==> flow/design.v <==
`timescale 1ns / 1ps
module signed_mult(a , b , out);
    output [31:0] out;
    input signed [31:0] a;
    input signed [31:0] b;
    wire signed [63:0] mult_out;
    assign mult_out = a*b;
    assign out  = {mult_out[63] , mult_out[55:25]};
endmodule
`timescale 1ns / 1ps
module Lorenz(clk , rst , en , seed_x , seed_y , seed_z , x , y , z);
    wire signed [31:0] sigma = {7'b0001010 , 25'b0};  
    wire signed [31:0] beta = {7'b0000010 , 25'b1010101010101010101010101};  
    wire signed [31:0] rho = {7'b0011100 , 25'b0};  
    wire signed [31:0] scale = {7'b0000001 , 20'b10000000001010101010};
    wire signed [31:0] dt = {7'b0 , 20'b00000001000000000000};
    parameter signed [31:0] xo = {7'b1000001 , 25'b0};  
    parameter signed [31:0] yo = {7'b0 , 25'b0001100110011001100110011};  
    parameter signed [31:0] zo = {7'b0011001 , 25'b0};  
    input wire clk;
    input wire rst;
    input wire en;
    input wire signed [31:0] seed_x;
    input wire signed [31:0] seed_y;
    input wire signed [31:0] seed_z;
    output reg signed [31:0] x;
    output reg signed [31:0] y;
    output reg signed [31:0] z;
    reg signed [26:0] dx;
    reg signed [26:0] dy;
    reg signed [26:0] dz;
    wire signed [31:0] m1 , m2 , m3 , m4 , m5 , m6 , m7 , m8 , m9;
    signed_mult sm1 (.a(m1) , .b(sigma) , .out(m2));
    signed_mult sm2 (.a(m3) , .b(m4) , .out(m5));
    signed_mult sm3 (.a(m3) , .b(y) , .out(m6));
    signed_mult sm4 (.a(m7) , .b(beta) , .out(m8));
    assign m1 = (y - x) >>> 8;
    assign m3 = x >>> 8;
    assign m4 = rho - z;
    assign m7 = z >>> 8;
    assign m9 = (y >>> 8);
    always@(posedge clk)
    begin
        if (rst)
        begin
            x <= seed_x;
            y <= seed_y;
            z <= seed_z;
        end
        else if (en)
        begin
            x <= x + m2;
            y <= y + m5 - m9;
            z <= z + m6 - m8;
        end
    end
endmodule
`timescale 1ns / 1ps
module Slowclock(
    input clk,
    input rst,
    output slowclock,
    output slowclock_rise
    );
    reg [25:0] counter;
    reg clockout;
    always@(posedge clk)
    begin
        if (rst)
        begin
            counter <= 0;
            clockout <= 0;
        end
        else if( counter == 1)
        begin
            clockout <= !clockout;        
            counter <= 0;
        end
        else
            counter <= counter + 1;
    end
    assign slowclock = clockout;
    assign slowclock_rise = (counter == 1) && !clockout;
endmodule
`timescale 1ns / 1ps
module UART_Tx1
    #(parameter CLKS_PER_BIT = 435)
    (
        input clk,
        input rst,
        input Tx_s,
        input [7:0] Tx_Data,
        output Tx_Active,
        output reg Tx_serial_out,
        output Tx_Done
    );
    localparam TX_IDLE = 3'b000;
    localparam TX_START_BIT = 3'b001;
    localparam TX_DATA_SEND = 3'b010;
    localparam TX_STOP = 3'b011;
    localparam TX_CLEAN = 3'b100;
    reg [2:0] MAIN_STATE;
    reg [9:0] clk_count;
    reg [2:0] Bit_Index;
    reg [7:0] Send_Data;
    reg       Done;
    reg       Active;
    always@(posedge clk)
    begin
        if (rst)
        begin
            MAIN_STATE <= TX_IDLE;
            clk_count <= 0;
            Bit_Index <= 0;
            Send_Data <= 0;
            Done <= 1'b0;
            Active <= 1'b0;
            Tx_serial_out <= 1'b1;
        end
        else
        case(MAIN_STATE)
            TX_IDLE:
                begin
                    Tx_serial_out <= 1'b1;
                    Done <= 1'b0;
                    clk_count <= 1'b0;
                    Bit_Index <= 1'b0;
                    if(Tx_s == 1'b1)
                        begin
                            Active <= 1'b1;
                            Send_Data <= Tx_Data;
                            MAIN_STATE <= TX_START_BIT;
                        end
                     else
                        MAIN_STATE <= TX_IDLE;
                end
            TX_START_BIT:
                begin
                    Tx_serial_out <= 1'b0;
                    if(clk_count < CLKS_PER_BIT - 1)
                        begin
                            clk_count <= clk_count + 1;
                            MAIN_STATE <= TX_START_BIT;
                        end
                    else
                        begin    
                            clk_count <= 1'b0;
                            MAIN_STATE <= TX_DATA_SEND;
                        end
                end       
            TX_DATA_SEND:
                begin
                    Tx_serial_out <= Send_Data[Bit_Index];
                    if(clk_count < CLKS_PER_BIT - 1)
                        begin
                            clk_count <= clk_count + 1;
                            MAIN_STATE <= TX_DATA_SEND;
                        end
                    else
                        begin
                            clk_count <= 1'b0;
                            if(Bit_Index < 7)
                                begin
                                    Bit_Index <= Bit_Index + 1;
                                    MAIN_STATE <= TX_DATA_SEND;
                                end
                            else
                                begin
                                    Bit_Index <= 1'b0;
                                    MAIN_STATE <= TX_STOP;
                                end
                        end
                end
            TX_STOP:
                begin
                    Tx_serial_out <= 1'b1;
                    if(clk_count < CLKS_PER_BIT - 1)
                        begin
                            clk_count <= clk_count + 1;
                            MAIN_STATE <= TX_STOP;
                        end
                    else
                        begin
                            Done <= 1'b1;
                            clk_count <= 1'b0;
                            MAIN_STATE <= TX_CLEAN;
                            Active <= 1'b0;
                        end    
                end
            TX_CLEAN:
                begin
                    Done <= 1'b1;
                    MAIN_STATE <= TX_IDLE;
                end
            default:
                MAIN_STATE <= TX_IDLE;    
        endcase
    end
    assign Tx_Active = Active;
    assign Tx_Done = Done;
endmodule
`timescale 1ns / 1ps
module delta_sigma_dac(clk, rst, PWM_in, PWM_out);
input wire clk;
input wire rst;
input wire [15:0] PWM_in;
output reg PWM_out;
reg [16:0] PWM_accumulator;
wire [16:0] PWM_sum = PWM_accumulator + PWM_in;
always @(posedge clk) 
begin
     if (rst)
     begin
          PWM_accumulator <= 0;
          PWM_out <= 0;
     end
     else
     begin
          PWM_out <= PWM_sum[16];
          PWM_accumulator <= {1'b0, PWM_sum[15:0]};
     end
end 
endmodule
`timescale 1ns / 1ps
module Lorenz3D(
    clk,
    rst,
    seed_x,
    seed_y,
    seed_z,
    pinX,
    pinY,
    pinZ,
	serial_data,
    x,
    y,
    z
    );
	input wire clk;
    input wire rst;
    input wire [31:0] seed_x;
    input wire [31:0] seed_y;
    input wire [31:0] seed_z;
    output wire pinX;
    output wire pinY;
    output wire pinZ;
    output wire serial_data;
    output wire [31:0] x;
    output wire [31:0] y;
    output wire [31:0] z;
    reg [2:0] i;
    wire [7:0] inputdata;
    wire       done_bit;
    reg        start;
    wire       active;
    wire       out_serial;
    reg        triger;
    reg [3:0] count;
	wire signed [31:0] xm , ym , zm;
	wire signed [31:0] scale = {7'b0001001 , 25'b0000001111010111000010100};
	reg [31:0] key; 
	reg [2:0]  i_n;
	reg        start_n;
	reg        triger_n;
	reg [31:0] key_n;
	wire slowclock;
	wire slowclock_rise;
	Slowclock clock ( .clk(clk), .rst(rst), .slowclock(slowclock), .slowclock_rise(slowclock_rise));
    Lorenz  L1(
     .clk(clk),
     .rst(rst),
     .en(slowclock_rise),
     .seed_x(seed_x),
     .seed_y(seed_y),
     .seed_z(seed_z),
     .x(x),
     .y(y),
     .z(z)
    );
	UART_Tx1  #(435) U1 ( .clk(clk), .rst(rst), .Tx_s(start), .Tx_Data(inputdata), .Tx_Active(active),  .Tx_serial_out(out_serial), .Tx_Done(done_bit));
	always@(posedge clk)
    begin
        i_n = i;
        start_n = start;
        triger_n = triger;
        key_n = key;
        if(done_bit == 1'b1)
        begin
            i_n = i_n + 1;
        end
        if( i_n == 3'b000 && triger_n == 1'b1)
        begin
            key_n = x;            
            start_n = 1;
            triger_n = 0;
        end
        if(i_n == 3'b100)
        begin
            i_n = 0;
            triger_n = 1;
        end
        if (rst)
        begin
            i <= 0;
            start <= 0;
            triger <= 1;
        end
        else
        begin
            i <= i_n;
            start <= start_n;
            triger <= triger_n;
            key <= key_n;
        end
    end
	delta_sigma_dac d1 (.clk(clk), .rst(rst), .PWM_in(x[31:9]), .PWM_out(pinX));
    delta_sigma_dac d2 (.clk(clk), .rst(rst), .PWM_in(y[31:9]), .PWM_out(pinY));
	delta_sigma_dac d3 (.clk(clk), .rst(rst), .PWM_in(z[31:9]), .PWM_out(pinZ));
	signed_mult sm1 (.a(x) , .b(scale) , .out(xm));
	signed_mult sm2 (.a(y) , .b(scale) , .out(ym));
	signed_mult sm3 (.a(z) , .b(scale) , .out(zm));
	assign serial_data = out_serial;
    assign inputdata = key[((i + 1) * 8 - 1) -: 8];
endmodule
# ---- Step by step through the tools: Lorenz3D
# What the tools print for Lorenz3D, step after step.
# Line numbers count from 1 in the design file above.
# Library cell names are shortened.
# A cell with - has no value.
dict set report setup {
  design {Lorenz3D}
  clock_port {clk}
  cell_library {sky130hd}
  lib_corner {tt_025C_1v80}
}

# ---- After elaboration
# Counts by Yosys on the flattened word-level netlist (proc, flatten, opt, wreduce; memories kept). Register bits leave out memories and registers merged into their read ports (data or address). Print and check cells are left out.
dict set report classes {
  addsub 17
  mul 4
  div_mod_pow 0
  compare 2
  equal 8
  n_shift 2
  n_mux 21
  n_logic 1
  reduce_logical 18
}
# op n
set ops {}
lappend ops {{multiplier 24 x 32 -> 56 bit} 2}
lappend ops {{multiplier 24 x 28 -> 52 bit with constant B} 1}
lappend ops {{two-way mux 32 bit} 6}
lappend ops {{multiplier 24 x 4 -> 28 bit with constant B} 1}
lappend ops {{adder 32 x 31 -> 32 bit} 2}
lappend ops {{subtractor 32 bit} 2}
lappend ops {{adder 17 x 16 -> 17 bit} 3}
lappend ops {{subtractor 31 x 32 -> 32 bit with constant A} 1}
lappend ops {{indexed select 32 x 10 -> 8 bit} 1}
lappend ops {{subtractor 32 x 24 -> 32 bit} 1}
lappend ops {{adder 32 x 29 -> 32 bit} 1}
lappend ops {{adder 26 x 1 -> 26 bit with constant B} 1}
lappend ops {{== test 26 x 1 -> 1 bit with constant B} 1}
lappend ops {{parallel mux 10 bit (select 2 bit)} 1}
lappend ops {{two-way mux 3 bit} 5}
lappend ops {{parallel mux 3 bit (select 4 bit)} 1}
lappend ops {{adder 10 x 1 -> 10 bit with constant B} 1}
lappend ops {{less-than comparator 10 x 9 -> 1 bit with constant B} 1}
lappend ops {{subtractor 9 x 5 -> 10 bit with constant B} 1}
lappend ops {{two-way mux 10 bit} 1}
lappend ops {{adder 8 x 2 -> 9 bit with constant B} 1}
lappend ops {{AND reduction 2 bit} 4}
lappend ops {{subtractor 7 x 1 -> 8 bit with constant B} 1}
lappend ops {{indexed select 8 x 3 -> 1 bit} 1}
lappend ops {{OR reduction 2 bit} 3}
lappend ops {{== test 3 x 2 -> 1 bit with constant B} 2}
lappend ops {{== test 3 bit with constant B} 2}
lappend ops {{logical NOT 3 bit} 2}
# Not listed: further kinds 16, cells in them 23.
dict set report word_totals {
  regBits 240
  latch_bits 0
  mem_bits_rw 0
  mem_bits_ro 0
  clocked_rd_ports_x_width 0
  memories 0
  wordCells 97
}

# ---- Longest topological paths
# Depth = most cells in a row (Yosys ltp): at word level without a register or memory, in the mapped netlist without a sequential cell, where the memories' decode and read muxes count.
dict set report logic_depth {
  word_depth 6
  abc_area 0
  depth_mapped 52
  depth_no_buf 50
}

# ---- Synthesis result
# The flow's flattened synthesis, as Yosys stat reports it; memories are mapped. The netlist is that of the ABC_AREA named above (0 if unset); the other value can give another one.
dict set report mapped {
  stdcells 8349
  mapped_area_um2 77214.1
  sequential_area_um2 6065.8
  ffs 239
  buf_cells 321
}
# cell_type n area_total_um2
set by_type {}
lappend by_type {fa_1 1775 3.55E+04}
lappend by_type {ha_1 720 9008.64}
lappend by_type {inv_1 1922 7.21E+03}
lappend by_type {nand2_1 1026 3.85E+03}
lappend by_type {edfxtp_1 128 3.84E+03}
lappend by_type {and2_1 445 2783.92}
lappend by_type {dfxtp_1 111 2.22E+03}
lappend by_type {nor2_1 466 1.75E+03}
lappend by_type {xnor2_1 193 1.69E+03}
lappend by_type {clkbuf_1 310 1.16E+03}
lappend by_type {xor2_1 119 1042.25}
lappend by_type {o21ai_0 197 985.946}
lappend by_type {a21oi_1 190 950.912}
lappend by_type {a21o_1 113 848.314}
lappend by_type {nand3_1 61 305.293}
lappend by_type {nor3_1 61 305.293}
lappend by_type {nand2b_1 44 275.264}
lappend by_type {o21a_1 35 262.752}
# Not listed: further types 59, cells in them 433.
# The figures by module come from a second, unflattened synthesis with its own total; it is not the netlist above.
dict set report hier_totals {
  cells_unflattened 17420
  hier_area_um2 160915.6
}
# Each row is one instance without its submodules.
# module n_inst cells area_um2
set by_module {}
lappend by_module {signed_mult 4 3772 35170.0}
lappend by_module {Lorenz 1 1532 12534.5}
lappend by_module {delta_sigma_dac 3 132 1197.4}
lappend by_module {Lorenz3D 1 107 1551.5}
lappend by_module {{UART_Tx1 #(CLKS_PER_BIT=435)} 1 150 1303.8}
lappend by_module {Slowclock 1 147 1253.7}

# ---- Worst setup path after synthesis
# OpenSTA on the mapped netlist: ideal clock, no wires. The path of least setup slack (recovery checks aside). Input and output delay are each 20% of the period. Register names are those of the netlist, which keeps one name where synthesis merged equal registers.
dict set report synth_timing {
  path_type {flip-flop to flip-flop}
  startpoint {register L1.z[0]}
  endpoint {register L1.y[30]}
  clock_period_ps 20000
  setup_ps 268
  t_first_pin_ps 0
  arrival_time_ps 11971
  required_ps 19732
  setup_slack_ps 7761
  delay_ps 12239
  driving_pins 52
  n_path_buf 2
  period_less_setup_slack_ps 12239
}
# "delay_ps" = arrival - input delay + setup time.
# "driving_pins" counts driving pins, that of a launching flip-flop among them; a cell with two outputs on the path counts twice.
# "period_less_setup_slack_ps" is the clock period less the worst setup slack; recovery checks do not enter. This is arithmetic on one report: input and output delays are still those of the set period (20% each).
# Between the ends stands the longest chain of elaborated cells between them, by number of cells; it is not shown to be the way that was timed. Of several equally long chains one is given.
# A line is the first line of the expression or statement that the cell stems from. Yosys adds cells for indexed reads and writes and turns some case tables into memories.
dict set report synth_via {
  cell_sequence {edfxtp_1 inv_2 buf_1 ha_1 and3_1 nand2_1 nor3_1 nand2_1 or4_1 or4_1 nand2_1 xnor2_1 clkbuf_1 and2_1 fa_1 fa_1 inv_1 fa_1 [16 not listed] nor2b_1 o21a_1 nor2_1 fa_1 ha_1 a21o_1 a21o_1 a21o_1 a21o_1 a21oi_1 nor2b_1 o21ai_0 nand2b_1 a2111oi_0 nor3_1 a41oi_1 xor2_1 o21ai_0}
  elab_chain_len 6
  cone_cells 6
  classes_between {add/sub (3); mul (1); mux (2)}
}
# element line_no
set synth_lines {}
lappend synth_lines {{start, declared} 28} ;# output reg signed [31:0] z;
lappend synth_lines {{start, assigned} 48} ;# z <= seed_z;
lappend synth_lines {{start, assigned} 54} ;# z <= z + m6 - m8;
lappend synth_lines {{subtractor 31 x 32 -> 32 bit} 39} ;# assign m4 = rho - z;
lappend synth_lines {{multiplier 24 x 32 -> 56 bit} 7} ;# assign mult_out = a*b;
lappend synth_lines {{adder 32 x 31 -> 32 bit} 53} ;# y <= y + m5 - m9;
lappend synth_lines {{subtractor 32 x 24 -> 32 bit} 53}
lappend synth_lines {{two-way mux 32 bit} 50} ;# else if (en)
lappend synth_lines {{two-way mux 32 bit} 44} ;# if (rst)
lappend synth_lines {{end, assigned} 47} ;# y <= seed_y;
lappend synth_lines {{end, assigned} 53}
lappend synth_lines {{end, declared} 27} ;# output reg signed [31:0] y;

# ---- Path in the finished layout
# Path of least setup slack in the final report of run 1 (OpenROAD, finished layout, wires in). Where an end is a register, its clock arrival counts in the times.
# The path's times are printed in steps of 10 ps; the period is the one set.
dict set report layout_timing {
  path_type {flip-flop to flip-flop}
  startpoint {register L1.z[5]}
  endpoint {register L1.y[30]}
  clock_period_ps 24000
  setup_ps 270
  t_first_pin_ps 650
  arrival_time_ps 15050
  required_ps 24360
  setup_slack_ps 9310
  driving_pins 45
  n_path_buf 0
}
# Between the ends stands the longest chain of elaborated cells between them, by number of cells; it is not shown to be the way that was timed. Of several equally long chains one is given.
dict set report layout_via {
  cell_sequence {edfxtp_1 nor3_1 nand3_1 nor2_1 nand2_1 nor2_1 xnor2_4 and2_1 fa_1 inv_1 fa_1 inv_1 fa_1 fa_1 ha_1 fa_1 inv_1 fa_1 [9 not listed] nor2b_1 o21a_1 nor2_1 fa_1 ha_1 a21o_1 a21o_1 a21o_1 a21o_1 a21oi_1 nor2b_1 o21ai_0 nand2b_1 a2111oi_0 nor3_1 a41oi_1 xor2_1 o21ai_0}
  elab_chain_len 6
  cone_cells 6
  classes_between {add/sub (3); mul (1); mux (2)}
}
# element line_no
set layout_lines {}
lappend layout_lines {{start, declared} 28} ;# output reg signed [31:0] z;
lappend layout_lines {{start, assigned} 48} ;# z <= seed_z;
lappend layout_lines {{start, assigned} 54} ;# z <= z + m6 - m8;
lappend layout_lines {{subtractor 31 x 32 -> 32 bit} 39} ;# assign m4 = rho - z;
lappend layout_lines {{multiplier 24 x 32 -> 56 bit} 7} ;# assign mult_out = a*b;
lappend layout_lines {{adder 32 x 31 -> 32 bit} 53} ;# y <= y + m5 - m9;
lappend layout_lines {{subtractor 32 x 24 -> 32 bit} 53}
lappend layout_lines {{two-way mux 32 bit} 50} ;# else if (en)
lappend layout_lines {{two-way mux 32 bit} 44} ;# if (rst)
lappend layout_lines {{end, assigned} 47} ;# y <= seed_y;
lappend layout_lines {{end, assigned} 53}
lappend layout_lines {{end, declared} 27} ;# output reg signed [31:0] y;

# Top module Lorenz3D; platform sky130hd; tools Yosys and OpenROAD; 4 stored runs in no particular order. Input and output delays are each 20% of the period that was set; the output load is 0.01 pF.
# "worst_path_allowed_less_slack_ps" is the time allowed to the run's worst setup path (the clock period less input and output delay, where it has them) less its slack. Clock arrival times count: a late capture clock shortens it, a late launch clock lengthens it.
# "worst_path_allowed_less_slack_ps" is known to 10 ps.
run="run 1" settings ABC_AREA=0 CORE_UTILIZATION=70 PLACE_DENSITY_LB_ADDON=0.25 SLEW_MARGIN=0 period_ns=24.0 CAP_MARGIN=20 CORE_MARGIN=2
run="run 1" results setup_ws_ps=9309 finalUtil_pct=75.4 holdWs_ps=470 die_um2=112980.0 finalCellArea_um2=82271.4 setupTns_ps=0 worst_path_allowed_less_slack_ps=14690 critical_path_kind="flip-flop to flip-flop" post_synth_area_um2=77214.1
run="run 2" settings CORE_UTILIZATION=40 SETUP_SLACK_MARGIN=-1.05 period_ns=14.1 CAP_MARGIN=20 CORE_MARGIN=2 SLEW_MARGIN=20
run="run 2" results setup_ws_ps=579 finalUtil_pct=43.5 holdWs_ps=461 die_um2=196564.0 finalCellArea_um2=83690.3 setupTns_ps=0 worst_path_allowed_less_slack_ps=13520 critical_path_kind="flip-flop to flip-flop" post_synth_area_um2=77214.1
run="run 3" settings CAP_MARGIN=5 CELL_PAD_IN_SITES_DETAIL_PLACEMENT=1 CORE_MARGIN=4 CORE_UTILIZATION=35 CTS_CLUSTER_DIAMETER=193 CTS_CLUSTER_SIZE=51 GPL_TIMING_DRIVEN=0 MIN_ROUTING_LAYER="met1" PLACE_DENSITY=0.9 TNS_END_PERCENT=65 period_ns=8.62 SLEW_MARGIN=20
run="run 3" outcome="did not finish, routing stopped with GRT-0116"
run="run 4" settings CAP_MARGIN=10 CELL_PAD_IN_SITES_GLOBAL_PLACEMENT=3 CORE_ASPECT_RATIO=1.03 CORE_UTILIZATION=40 CTS_CLUSTER_DIAMETER=308 GPL_ROUTABILITY_DRIVEN=0 GPL_TIMING_DRIVEN=0 MAX_ROUTING_LAYER="met5" MIN_ROUTING_LAYER="met1" PLACE_DENSITY_LB_ADDON=0.04 SETUP_SLACK_MARGIN=-0.43 TNS_END_PERCENT=90 period_ns=9.71 CORE_MARGIN=2 SLEW_MARGIN=20
run="run 4" results setup_ws_ps=-2567 finalUtil_pct=46.5 holdWs_ps=452 die_um2=196566.0 finalCellArea_um2=89175.5 setupTns_ps=-62178 worst_path_allowed_less_slack_ps=12280 critical_path_kind="flip-flop to flip-flop" post_synth_area_um2=77214.1
